==> flow/design.v <==
`timescale 1ns / 1ps
module sorting_system(
    input wire clk,              
    input wire rst_n,            
    input wire btn_manual_1,     
    input wire btn_manual_2,     
    input wire sensor_out,
    output wire s0, s1,
    output wire s2, s3,
    output wire led_r, led_g, led_b,
    input wire ir_sensor,        
    output wire servo_pwm_1,     
    output wire servo_pwm_2,     
    output wire led_ir_status    
);
    wire [1:0] detected_color;  
    tcs3200_core_v3 #(
        .SAMPLE_TIME(2500)
    ) color_sensor_inst (
        .clk(clk), .rst_n(rst_n),
        .sensor_out(sensor_out),
        .s0(s0), .s1(s1), .s2(s2), .s3(s3),
        .color_id(detected_color),
        .led_r(led_r), .led_g(led_g), .led_b(led_b)
    );
    reg ir_s1, ir_s2;
    wire ir_edge;
    always @(posedge clk) begin
        if (rst_n) begin
            ir_s1 <= 1'b1;
            ir_s2 <= 1'b1;
        end else begin
            ir_s1 <= ir_sensor;
            ir_s2 <= ir_s1;
        end
    end
    assign ir_edge = (ir_s2 == 1'b1 && ir_s1 == 1'b0);
    assign led_ir_status = ~ir_s2;  
    reg trig_1, trig_2;
    always @(posedge clk) begin
        if (rst_n) begin
            trig_1 <= 0;
            trig_2 <= 0;
        end else begin
            trig_1 <= 0;
            trig_2 <= 0;
            if (ir_edge) begin
                if (detected_color == 2'd1) trig_1 <= 1;
                else if (detected_color == 2'd2) trig_2 <= 1;
            end
        end
    end
    servo_core #(
        .START_DELAY(26250),
        .HOLD_TIME(30000)
    ) servo_1_inst (
        .clk(clk), .rst_n(rst_n),
        .activate(trig_1 | btn_manual_1),
        .pwm_out(servo_pwm_1)
    );
    servo_core #(
        .START_DELAY(50000),
        .HOLD_TIME(30000)
    ) servo_2_inst (
        .clk(clk), .rst_n(rst_n),
        .activate(trig_2 | btn_manual_2),
        .pwm_out(servo_pwm_2)
    );
endmodule
module tcs3200_core_v3(
    input clk, rst_n, sensor_out,
    output wire s0, s1,
    output reg s2, s3,
    output reg [1:0] color_id,
    output reg led_r, led_g, led_b
);
    assign s0 = 1; assign s1 = 1;  
    parameter SAMPLE_TIME = 12500000;  
    localparam RED=0, BLUE=1, GREEN=2;
    reg [1:0] state;
    reg [31:0] timer, counter;
    reg [31:0] r_val, g_val, b_val;
    reg s_in_d, s_in_d2;
    wire s_edge = s_in_d & ~s_in_d2;
    always @(posedge clk) begin
        if (rst_n) begin s_in_d <= 1'b0; s_in_d2 <= 1'b0; end
        else begin s_in_d <= sensor_out; s_in_d2 <= s_in_d; end
    end
    always @(posedge clk) begin
        if (rst_n) begin
            state <= RED; timer <= 0; counter <= 0; s2 <= 0; s3 <= 0;
            r_val <= 0; g_val <= 0; b_val <= 0;
            color_id <= 0; led_r<=0; led_g<=0; led_b<=0;
        end else begin
            if (timer < SAMPLE_TIME) begin
                timer <= timer + 1;
                if (s_edge) counter <= counter + 1;
            end else begin
                timer <= 0; counter <= 0;
                case(state)
                    RED: begin r_val <= counter; state <= BLUE; s2<=0; s3<=1; end
                    BLUE: begin b_val <= counter; state <= GREEN; s2<=1; s3<=1; end
                    GREEN: begin
                        g_val <= counter; state <= RED; s2<=0; s3<=0;
                        if ((r_val + g_val + b_val) > 1000) begin
                            if(r_val > g_val && r_val > b_val) begin
                                color_id <= 1; led_r<=1; led_g<=0; led_b<=0;
                            end else if(g_val > r_val && g_val > b_val) begin
                                color_id <= 2; led_r<=0; led_g<=1; led_b<=0;
                            end else if(b_val > r_val && b_val > g_val) begin
                                color_id <= 3; led_r<=0; led_g<=0; led_b<=1;
                            end
                        end else begin
                             led_r<=0; led_g<=0; led_b<=0;
                        end
                    end
                    default: begin state <= RED; s2<=0; s3<=0; end
                endcase
            end
        end
    end
endmodule
module servo_core #(
    parameter START_DELAY = 0,       
    parameter HOLD_TIME = 125000000  
)(
    input clk, rst_n, activate,
    output reg pwm_out
);
    parameter PWM_TOP = 2500;        
    parameter MIN_PULSE = 62;        
    parameter TARGET_PULSE = 146;    
    parameter STEP = 1;              
    reg [31:0] cnt;
    reg [31:0] duty;
    localparam IDLE=0, WAIT_DELAY=1, MOVE=2, HOLD=3, RETURN=4;
    reg [2:0] state;
    reg [31:0] general_timer;  
    always @(posedge clk) begin
        if (rst_n) begin
            state <= IDLE; duty <= MIN_PULSE; general_timer <= 0;
            cnt <= 0; pwm_out <= 0;
        end else begin
            if (cnt < PWM_TOP) cnt <= cnt + 1; else cnt <= 0;
            pwm_out <= (cnt < duty) ? 1 : 0;
            case(state)
                IDLE: begin
                    duty <= MIN_PULSE;
                    general_timer <= 0;
                    if (activate) begin
                        if (START_DELAY > 0) state <= WAIT_DELAY;
                        else state <= MOVE;
                    end
                end
                WAIT_DELAY: begin
                    if (general_timer < START_DELAY) begin
                        general_timer <= general_timer + 1;
                    end else begin
                        general_timer <= 0;
                        state <= MOVE;
                    end
                end
                MOVE: begin
                    if (duty < TARGET_PULSE) duty <= duty + STEP;
                    else begin
                        duty <= TARGET_PULSE;
                        general_timer <= 0;
                        state <= HOLD;
                    end
                end
                HOLD: begin
                    if (general_timer < HOLD_TIME) general_timer <= general_timer + 1;
                    else state <= RETURN;
                end
                RETURN: begin
                    if (duty > MIN_PULSE) duty <= duty - STEP;
                    else state <= IDLE;
                end
                default: state <= IDLE;
            endcase
        end
    end
endmodule
--- tool output ---
### Step by step through the tools: sorting_system

Module sorting_system before and after one edit of its RTL, step after step.
Lines under "before" count in the file above, lines under "after" in the edited file.
"difference": "after" minus "before" as printed here. "relative change": 100 x difference / "before".
Operators: Yosys type, input widths -> output width; for muxes data width and select width s.
A cell with n/a has no value.

* design top: sorting_system
* clock input: clk
* cell library: sky130hd
* timing corner: tt_025C_1v80

### Edit of the RTL

Unified diff, file above to edited file.
This change comes from a script, not from a designer. The edited design behaves differently; no optimisation was intended.

```diff
@@ -15,4 +15,7 @@
 );
     wire [1:0] detected_color;  
+    wire s0_p, s0_n;
+    wire led_g_p, led_g_n;
+    wire [1:0] detected_color_p, detected_color_n;
     tcs3200_core_v3 #(
         .SAMPLE_TIME(2500)
@@ -20,8 +23,13 @@
         .clk(clk), .rst_n(rst_n),
         .sensor_out(sensor_out),
-        .s0(s0), .s1(s1), .s2(s2), .s3(s3),
-        .color_id(detected_color),
-        .led_r(led_r), .led_g(led_g), .led_b(led_b)
+        .s0(s0_p), .s1(s1), .s2(s2), .s3(s3),
+        .color_id(detected_color_p),
+        .led_r(led_r), .led_g(led_g_p), .led_b(led_b)
     );
+    tcs3200_core_v3 #( .SAMPLE_TIME(2500) ) color_sensor_inst_b (.clk(clk), .rst_n(rst_n),
+        .sensor_out(~sensor_out), .s0(s0_n), .color_id(detected_color_n), .led_g(led_g_n));
+    assign s0 = s0_p ^ s0_n;
+    assign led_g = led_g_p ^ led_g_n;
+    assign detected_color = detected_color_p ^ detected_color_n;
     reg ir_s1, ir_s2;
     wire ir_edge;
```

### After elaboration

Source: Yosys, flattened and elaborated, memories not mapped. Widths are those after wreduce. Registers that Yosys merges into a memory's read port (data or address) are not register bits. Print and check cells do not count. Equal cells are merged and count once.

Operators by class
* reductions and logical operators: before 29, after 40, difference +11, relative change +37.93%
* eq/ne operators: before 27, after 30, difference +3, relative change +11.11%
* bitwise logic cells: before 10, after 16, difference +6, relative change +60.00%
* order comparisons: before 20, after 28, difference +8, relative change +40.00%
* $add $sub $neg: before 12, after 16, difference +4, relative change +33.33%
* multiplexer cells: before 47, after 55, difference +8, relative change +17.02%

Operators by type and width
* $gt 32x32->1: before 6, after 12, difference +6, relative change +100.00%
* $mux 1: before 17, after 21, difference +4, relative change +23.53%
* $not 1->1: before 7, after 10, difference +3, relative change +42.86%
* $reduce_and 2->1: before 5, after 8, difference +3, relative change +60.00%
* $logic_and 1x1->1: before 4, after 7, difference +3, relative change +75.00%
* $mux 2: before 3, after 6, difference +3, relative change +100.00%
* $add 32x1->32 const B: before 8, after 10, difference +2, relative change +25.00%
* $add 32x32->32: before 2, after 4, difference +2, relative change +100.00%
* $reduce_or 2->1: before 5, after 6, difference +1, relative change +20.00%
* $lt 32x12->1 const B: before 3, after 4, difference +1, relative change +33.33%
* $reduce_and 3->1: before 3, after 4, difference +1, relative change +33.33%
* $reduce_bool 3->1: before 3, after 4, difference +1, relative change +33.33%
* $eq 2x1->1 const B: before 2, after 3, difference +1, relative change +50.00%
* $eq 2x2->1 const B: before 2, after 3, difference +1, relative change +50.00%
* $and 1x1->1: before 1, after 2, difference +1, relative change +100.00%
* $gt 32x10->1 const B: before 1, after 2, difference +1, relative change +100.00%
* $logic_not 2->1: before 1, after 2, difference +1, relative change +100.00%
* $ne 4x4->1 const B: before 1, after 2, difference +1, relative change +100.00%
* $pmux 2 s2: before 1, after 2, difference +1, relative change +100.00%
* $reduce_and 4->1: before 1, after 2, difference +1, relative change +100.00%
* $xor 1x1->1: before 0, after 1, difference +1
* $xor 2x2->2: before 0, after 1, difference +1
* $mux 3: before 10, after 10, difference 0, relative change 0.00%
* $mux 32: before 10, after 10, difference 0, relative change 0.00%
* $ne 2x2->1 const B: before 10, after 10, difference 0, relative change 0.00%
* $eq 3x2->1 const B: before 4, after 4, difference 0, relative change 0.00%
* $ne 2x1->1 const B: before 4, after 4, difference 0, relative change 0.00%
* $lt 32x15->1 const B: before 3, after 3, difference 0, relative change 0.00%

The list need not be complete.

Storage and ports
* output and inout bits: before 10, after 10, difference 0, relative change 0.00%
* input bits: before 6, after 6, difference 0, relative change 0.00%
* register bits after elaboration: before 375, after 542, difference +167, relative change +44.53%
* word-level cells: before 173, after 223, difference +50, relative change +28.90%

### Logic depth

Longest topological path by Yosys (ltp), each cell counted once; first at word level (registers and memories cut), then after technology mapping (sequential cells cut; the memories' decode and read muxes count).

Logic depth
* depth after elaboration: before 6, after 6, difference 0, relative change 0.00%
* ABC_AREA: before 0, after 0
* mapped depth: before 15, after 15, difference 0, relative change 0.00%
* mapped depth without buffers: before 15, after 15, difference 0, relative change 0.00%

### Synthesis result

Source: synth_stat.txt of the flow (Yosys; design flattened, memories mapped). It holds for the ABC_AREA given above (unset counts as 0); a run with the other value may have another netlist.

Cell types
* sky130_fd_sc_hd__dfxtp_1: before 380, after 548, difference +168, relative change +44.21%
* sky130_fd_sc_hd__nand2_1: before 322, after 480, difference +158, relative change +49.07%
* sky130_fd_sc_hd__a21oi_1: before 257, after 391, difference +134, relative change +52.14%
* sky130_fd_sc_hd__ha_1: before 199, after 327, difference +128, relative change +64.32%
* sky130_fd_sc_hd__nor2_1: before 261, after 377, difference +116, relative change +44.44%
* sky130_fd_sc_hd__inv_1: before 167, after 243, difference +76, relative change +45.51%
* sky130_fd_sc_hd__mux2i_1: before 4, after 72, difference +68, relative change +1700.00%
* sky130_fd_sc_hd__clkbuf_1: before 96, after 152, difference +56, relative change +58.33%
* sky130_fd_sc_hd__xor2_1: before 60, after 92, difference +32, relative change +53.33%
* sky130_fd_sc_hd__fa_1: before 32, after 64, difference +32, relative change +100.00%
* sky130_fd_sc_hd__o21ai_0: before 94, after 125, difference +31, relative change +32.98%
* sky130_fd_sc_hd__a21o_1: before 62, after 88, difference +26, relative change +41.94%
* sky130_fd_sc_hd__nand4_1: before 80, after 104, difference +24, relative change +30.00%
* sky130_fd_sc_hd__nand3_1: before 66, after 84, difference +18, relative change +27.27%
* sky130_fd_sc_hd__and3_1: before 40, after 58, difference +18, relative change +45.00%
* sky130_fd_sc_hd__xnor2_1: before 35, after 50, difference +15, relative change +42.86%
* sky130_fd_sc_hd__or3_1: before 13, after 26, difference +13, relative change +100.00%
* sky130_fd_sc_hd__nor2b_1: before 24, after 35, difference +11, relative change +45.83%

The list need not be complete.

Synthesis totals
* standard cells after synthesis: before 2595, after 3827, difference +1232, relative change +47.48%
* mapped area (µm²): before 21275.4, after 31861.8, difference +10586.4, relative change +49.76%
* mapped flip-flops: before 380, after 548, difference +168, relative change +44.21%
* sequential part of the area (µm²): before 7607.3, after 10970.5, difference +3363.2, relative change +44.21%
* buffers: before 114, after 161, difference +47, relative change +41.23%

By module: a second synthesis without flattening, with its own total; a netlist apart from the flattened one above.

Second synthesis, totals
* cells (unflattened synthesis): before 2677, after 4026, difference +1349, relative change +50.39%
* area total of the unflattened synthesis (µm²): before 22068.7, after 32935.3, difference +10866.6, relative change +49.24%

Rows give one instance, submodules left out.

Modules, before
* tcs3200_core_v3 (SAMPLE_TIME=2500): cells 1344, area 10829.1 µm², seq. area 3443.3 µm², instances 1
* servo_core: cells 666, area 5662.9 µm², seq. area 2042.0 µm², instances 1
* servo_core: cells 655, area 5444.0 µm², seq. area 2042.0 µm², instances 1
* sorting_system: cells 12, area 132.6 µm², seq. area 80.1 µm², instances 1

Modules, after
* tcs3200_core_v3 (SAMPLE_TIME=2500): cells 1344, area 10829.1 µm², seq. area 3443.3 µm², instances 2
* servo_core: cells 666, area 5662.9 µm², seq. area 2042.0 µm², instances 1
* servo_core: cells 655, area 5444.0 µm², seq. area 2042.0 µm², instances 1
* sorting_system: cells 17, area 170.2 µm², seq. area 80.1 µm², instances 1

### Timing after synthesis

Path of least setup slack by OpenSTA after synthesis, without wires, with an ideal clock, recovery checks aside; 20% of the period is set as input and as output delay. Where synthesis merged equal registers, the netlist keeps one of their names.

Timing post-synthesis
* path type: before reg-to-reg, after reg-to-reg
* start: before reg color_sensor_inst.g_val[1], after reg color_sensor_inst_b.g_val[1]
* end: before reg color_sensor_inst.led_g, after reg color_sensor_inst_b.color_id[1]
* time at the first pin (ps): before 0, after 0, difference 0
* stages: before 14, after 14, difference 0, relative change 0.00%
* path buffers: before 0, after 0, difference 0
* arrival time (ps): before 3969, after 3846, difference -123, relative change -3.10%
* setup time (ps): before 134, after 119, difference -15
* setup slack (ps): before 3897, after 4035, difference +138
* path delay (ps): before 4103, after 3965, difference -138, relative change -3.36%
* required time (ps): before 7866, after 7881, difference +15, relative change +0.19%
* period (ps): before 8000, after 8000, difference 0, relative change 0.00%
* period reached after synthesis (ps): before 4103, after 3965, difference -138, relative change -3.36%

"path delay" is the arrival time less input delay plus setup time.
"stages": output pins that drive a net of the path, with the launching flip-flop's if there is one; two outputs of one cell count as two.
"period reached after synthesis" is the clock period less the worst setup slack; recovery checks do not enter. This is arithmetic on one report: input and output delays are still those of the set period (20% each).
The rows between start and end are the longest chain of elaborated cells between them; the timing report does not say that the signal goes this way. Where chains are equally long, one stands for them.
A line is the first line of the expression or statement that the cell stems from. Yosys adds cells for indexed reads and writes and turns some case tables into memories.
At most two assigning lines are given for a register; there are more.

On the way, post-synthesis, before:
* cells stage by stage: sky130_fd_sc_hd__dfxtp_1 > sky130_fd_sc_hd__fa_1 > sky130_fd_sc_hd__ha_1 > sky130_fd_sc_hd__fa_1 > sky130_fd_sc_hd__a21o_1 > sky130_fd_sc_hd__a221o_2 > sky130_fd_sc_hd__a21oi_2 > sky130_fd_sc_hd__mux2_1 > sky130_fd_sc_hd__a311oi_1 > sky130_fd_sc_hd__nand4_1 > sky130_fd_sc_hd__or4_1 > sky130_fd_sc_hd__or4_4 > sky130_fd_sc_hd__or3b_1 > sky130_fd_sc_hd__o211ai_1
* length of the longest elaborated chain: 6
* elaborated cells on any way between the ends: 16
* RTL lines with such cells: 4
* classes of those cells: add/sub (2); compare (5); eq/ne (1); mux (4); reduce/logical (4)

Ends and longest elaborated chain, post-synthesis, before
* start, declared: RTL line 82 `reg [31:0] r_val, g_val, b_val;`
* start, assigned: RTL line 92 `r_val <= 0; g_val <= 0; b_val <= 0;`
* start, assigned: RTL line 104 `g_val <= counter; state <= RED; s2<=0; s3<=0;`
* $gt 32x32->1: RTL line 110 `end else if(b_val > r_val && b_val > g_val) begin`
* $logic_and 1x1->1: RTL line 110
* $mux 1: RTL line 110
* $mux 1: RTL line 108 `end else if(g_val > r_val && g_val > b_val) begin`
* $mux 1: RTL line 106 `if(r_val > g_val && r_val > b_val) begin`
* $mux 1: RTL line 105 `if ((r_val + g_val + b_val) > 1000) begin`
* end, assigned: RTL line 107 `color_id <= 1; led_r<=1; led_g<=0; led_b<=0;`
* end, assigned: RTL line 109 `color_id <= 2; led_r<=0; led_g<=1; led_b<=0;`
* end, declared: RTL line 75 `output reg led_r, led_g, led_b`

On the way, post-synthesis, after:
* cells stage by stage: sky130_fd_sc_hd__dfxtp_1 > sky130_fd_sc_hd__fa_1 > sky130_fd_sc_hd__ha_1 > sky130_fd_sc_hd__fa_1 > sky130_fd_sc_hd__a21o_1 > sky130_fd_sc_hd__a221oi_1 > sky130_fd_sc_hd__o21ai_0 > sky130_fd_sc_hd__a41o_1 > sky130_fd_sc_hd__xor2_1 > sky130_fd_sc_hd__a2111oi_0 > sky130_fd_sc_hd__nand4_1 > sky130_fd_sc_hd__nor4_2 > sky130_fd_sc_hd__a22oi_1 > sky130_fd_sc_hd__o221a_2
* length of the longest elaborated chain: 5
* elaborated cells on any way between the ends: 15
* RTL lines with such cells: 4
* classes of those cells: add/sub (2); compare (5); mux (3); reduce/logical (5)

Ends and longest elaborated chain, post-synthesis, after
* start, declared: RTL line 90 `reg [31:0] r_val, g_val, b_val;`
* start, assigned: RTL line 100 `r_val <= 0; g_val <= 0; b_val <= 0;`
* start, assigned: RTL line 112 `g_val <= counter; state <= RED; s2<=0; s3<=0;`
* $gt 32x32->1: RTL line 118 `end else if(b_val > r_val && b_val > g_val) begin`
* $logic_and 1x1->1: RTL line 118
* $mux 2: RTL line 118
* $mux 2: RTL line 116 `end else if(g_val > r_val && g_val > b_val) begin`
* $mux 2: RTL line 114 `if(r_val > g_val && r_val > b_val) begin`
* end, assigned: RTL line 115 `color_id <= 1; led_r<=1; led_g<=0; led_b<=0;`
* end, assigned: RTL line 117 `color_id <= 2; led_r<=0; led_g<=1; led_b<=0;`
* end, declared: RTL line 82 `output reg [1:0] color_id,`

### Path in the finished layout

Path of least setup slack in the final report of each run of set A (OpenROAD, finished layout, wires in). Where an end is a register, its clock arrival counts in the times.
The path's times are printed in steps of 10 ps; the period is the one set.

Timing after layout
* path type: before reg-to-reg, after reg-to-reg
* start: before reg color_sensor_inst.g_val[1], after reg color_sensor_inst_b.g_val[1]
* end: before reg color_sensor_inst.led_g, after reg color_sensor_inst_b.color_id[1]
* path buffers: before 0, after 0, difference 0
* setup time (ps): before 130, after 110, difference -20
* required time (ps): before 8460, after 8510, difference +50, relative change +0.59%
* time at the first pin (ps): before 570, after 620, difference +50, relative change +8.77%
* stages: before 14, after 14, difference 0, relative change 0.00%
* setup slack (ps): before 3620, after 3480, difference -140
* period (ps): before 8000, after 8000, difference 0, relative change 0.00%
* arrival time (ps): before 4830, after 5030, difference +200, relative change +4.14%

The rows between start and end are the longest chain of elaborated cells between them; the timing report does not say that the signal goes this way. Where chains are equally long, one stands for them.
At most two assigning lines are given for a register; there are more.

On the way, after layout, before:
* cells stage by stage: sky130_fd_sc_hd__dfxtp_1 > sky130_fd_sc_hd__fa_1 > sky130_fd_sc_hd__ha_1 > sky130_fd_sc_hd__fa_1 > sky130_fd_sc_hd__a21o_1 > sky130_fd_sc_hd__a221o_2 > sky130_fd_sc_hd__a21oi_2 > sky130_fd_sc_hd__mux2_1 > sky130_fd_sc_hd__a311oi_1 > sky130_fd_sc_hd__nand4_1 > sky130_fd_sc_hd__or4_1 > sky130_fd_sc_hd__or4_4 > sky130_fd_sc_hd__or3b_1 > sky130_fd_sc_hd__o211ai_1
* length of the longest elaborated chain: 6
* elaborated cells on any way between the ends: 16
* RTL lines with such cells: 4
* classes of those cells: add/sub (2); compare (5); eq/ne (1); mux (4); reduce/logical (4)

Ends and longest elaborated chain, after layout, before
* start, declared: RTL line 82 `reg [31:0] r_val, g_val, b_val;`
* start, assigned: RTL line 92 `r_val <= 0; g_val <= 0; b_val <= 0;`
* start, assigned: RTL line 104 `g_val <= counter; state <= RED; s2<=0; s3<=0;`
* $gt 32x32->1: RTL line 110 `end else if(b_val > r_val && b_val > g_val) begin`
* $logic_and 1x1->1: RTL line 110
* $mux 1: RTL line 110
* $mux 1: RTL line 108 `end else if(g_val > r_val && g_val > b_val) begin`
* $mux 1: RTL line 106 `if(r_val > g_val && r_val > b_val) begin`
* $mux 1: RTL line 105 `if ((r_val + g_val + b_val) > 1000) begin`
* end, assigned: RTL line 107 `color_id <= 1; led_r<=1; led_g<=0; led_b<=0;`
* end, assigned: RTL line 109 `color_id <= 2; led_r<=0; led_g<=1; led_b<=0;`
* end, declared: RTL line 75 `output reg led_r, led_g, led_b`

On the way, after layout, after:
* cells stage by stage: sky130_fd_sc_hd__dfxtp_1 > sky130_fd_sc_hd__fa_1 > sky130_fd_sc_hd__ha_1 > sky130_fd_sc_hd__fa_1 > sky130_fd_sc_hd__a21o_1 > sky130_fd_sc_hd__a221oi_1 > sky130_fd_sc_hd__o21ai_0 > sky130_fd_sc_hd__a41o_1 > sky130_fd_sc_hd__a21boi_0 > sky130_fd_sc_hd__nand2_1 > sky130_fd_sc_hd__o22a_1 > sky130_fd_sc_hd__nor4_2 > sky130_fd_sc_hd__a22oi_1 > sky130_fd_sc_hd__o221a_2
* length of the longest elaborated chain: 5
* elaborated cells on any way between the ends: 15
* RTL lines with such cells: 4
* classes of those cells: add/sub (2); compare (5); mux (3); reduce/logical (5)

Ends and longest elaborated chain, after layout, after
* start, declared: RTL line 90 `reg [31:0] r_val, g_val, b_val;`
* start, assigned: RTL line 100 `r_val <= 0; g_val <= 0; b_val <= 0;`
* start, assigned: RTL line 112 `g_val <= counter; state <= RED; s2<=0; s3<=0;`
* $gt 32x32->1: RTL line 118 `end else if(b_val > r_val && b_val > g_val) begin`
* $logic_and 1x1->1: RTL line 118
* $mux 2: RTL line 118
* $mux 2: RTL line 116 `end else if(g_val > r_val && g_val > b_val) begin`
* $mux 2: RTL line 114 `if(r_val > g_val && r_val > b_val) begin`
* end, assigned: RTL line 115 `color_id <= 1; led_r<=1; led_g<=0; led_b<=0;`
* end, assigned: RTL line 117 `color_id <= 2; led_r<=0; led_g<=1; led_b<=0;`
* end, declared: RTL line 82 `output reg [1:0] color_id,`

### Layout results

Both versions went through the flow (Yosys, OpenROAD) with the same settings in each pair. Constraints: input delay and output delay 20% of the set period each, output load 0.01 pF.

Flow settings, set A:
* CORE_UTILIZATION: 40
* period_ns: 8.0
* CAP_MARGIN: 20
* CORE_MARGIN: 2
* SLEW_MARGIN: 20

Results, set A
* setup slack of the critical path (ps): before 3622, after 3484, difference -138
* overall die area (µm²): before 55048.9, after 81927.6, difference +26878.7, relative change +48.83%
* synthesis area (µm²): before 21275.4, after 31861.8, difference +10586.4, relative change +49.76%
* total power of the final layout (uW): before 4095, after 5761, difference +1666, relative change +40.68%
* worst hold slack in the final report (ps): before 430, after 422, difference -8
* final utilization (%): before 44.9, after 44.5, difference -0.4
* period reached (ps): before 4378, after 4516, difference +138, relative change +3.15%
* standard-cell area of the final layout (µm²): before 23597.6, after 35129.9, difference +11532.3, relative change +48.87%
* total negative setup slack (ps): before 0, after 0, difference 0

Flow settings, set B:
* CELL_PAD_IN_SITES_DETAIL_PLACEMENT: 0
* CORE_ASPECT_RATIO: 1.4
* CORE_UTILIZATION: 23
* SETUP_SLACK_MARGIN: 0.56
* period_ns: 3.23
* CAP_MARGIN: 20
* CORE_MARGIN: 2
* SLEW_MARGIN: 20

Results, set B
* setup slack of the critical path (ps): before -866, after -544, difference +322
* overall die area (µm²): before 94985.1, after 141563.0, difference +46577.9, relative change +49.04%
* synthesis area (µm²): before 21275.4, after 31861.8, difference +10586.4, relative change +49.76%
* total power of the final layout (uW): before 10463, after 14563, difference +4100, relative change +39.19%
* worst hold slack in the final report (ps): before 446, after 353, difference -93
* final utilization (%): before 29.2, after 30.2, difference +1.0
* period reached (ps): before 4096, after 3774, difference -322, relative change -7.86%
* standard-cell area of the final layout (µm²): before 26898.3, after 41529.8, difference +14631.5, relative change +54.40%
* total negative setup slack (ps): before -4197, after -3671, difference +526

"period reached" means the clock period less the worst setup slack. The figure is calculated, with input and output delays left at 20% of the set period.
"total power of the final layout" is the tool's figure for a default switching activity; nothing was simulated.
--- end ---
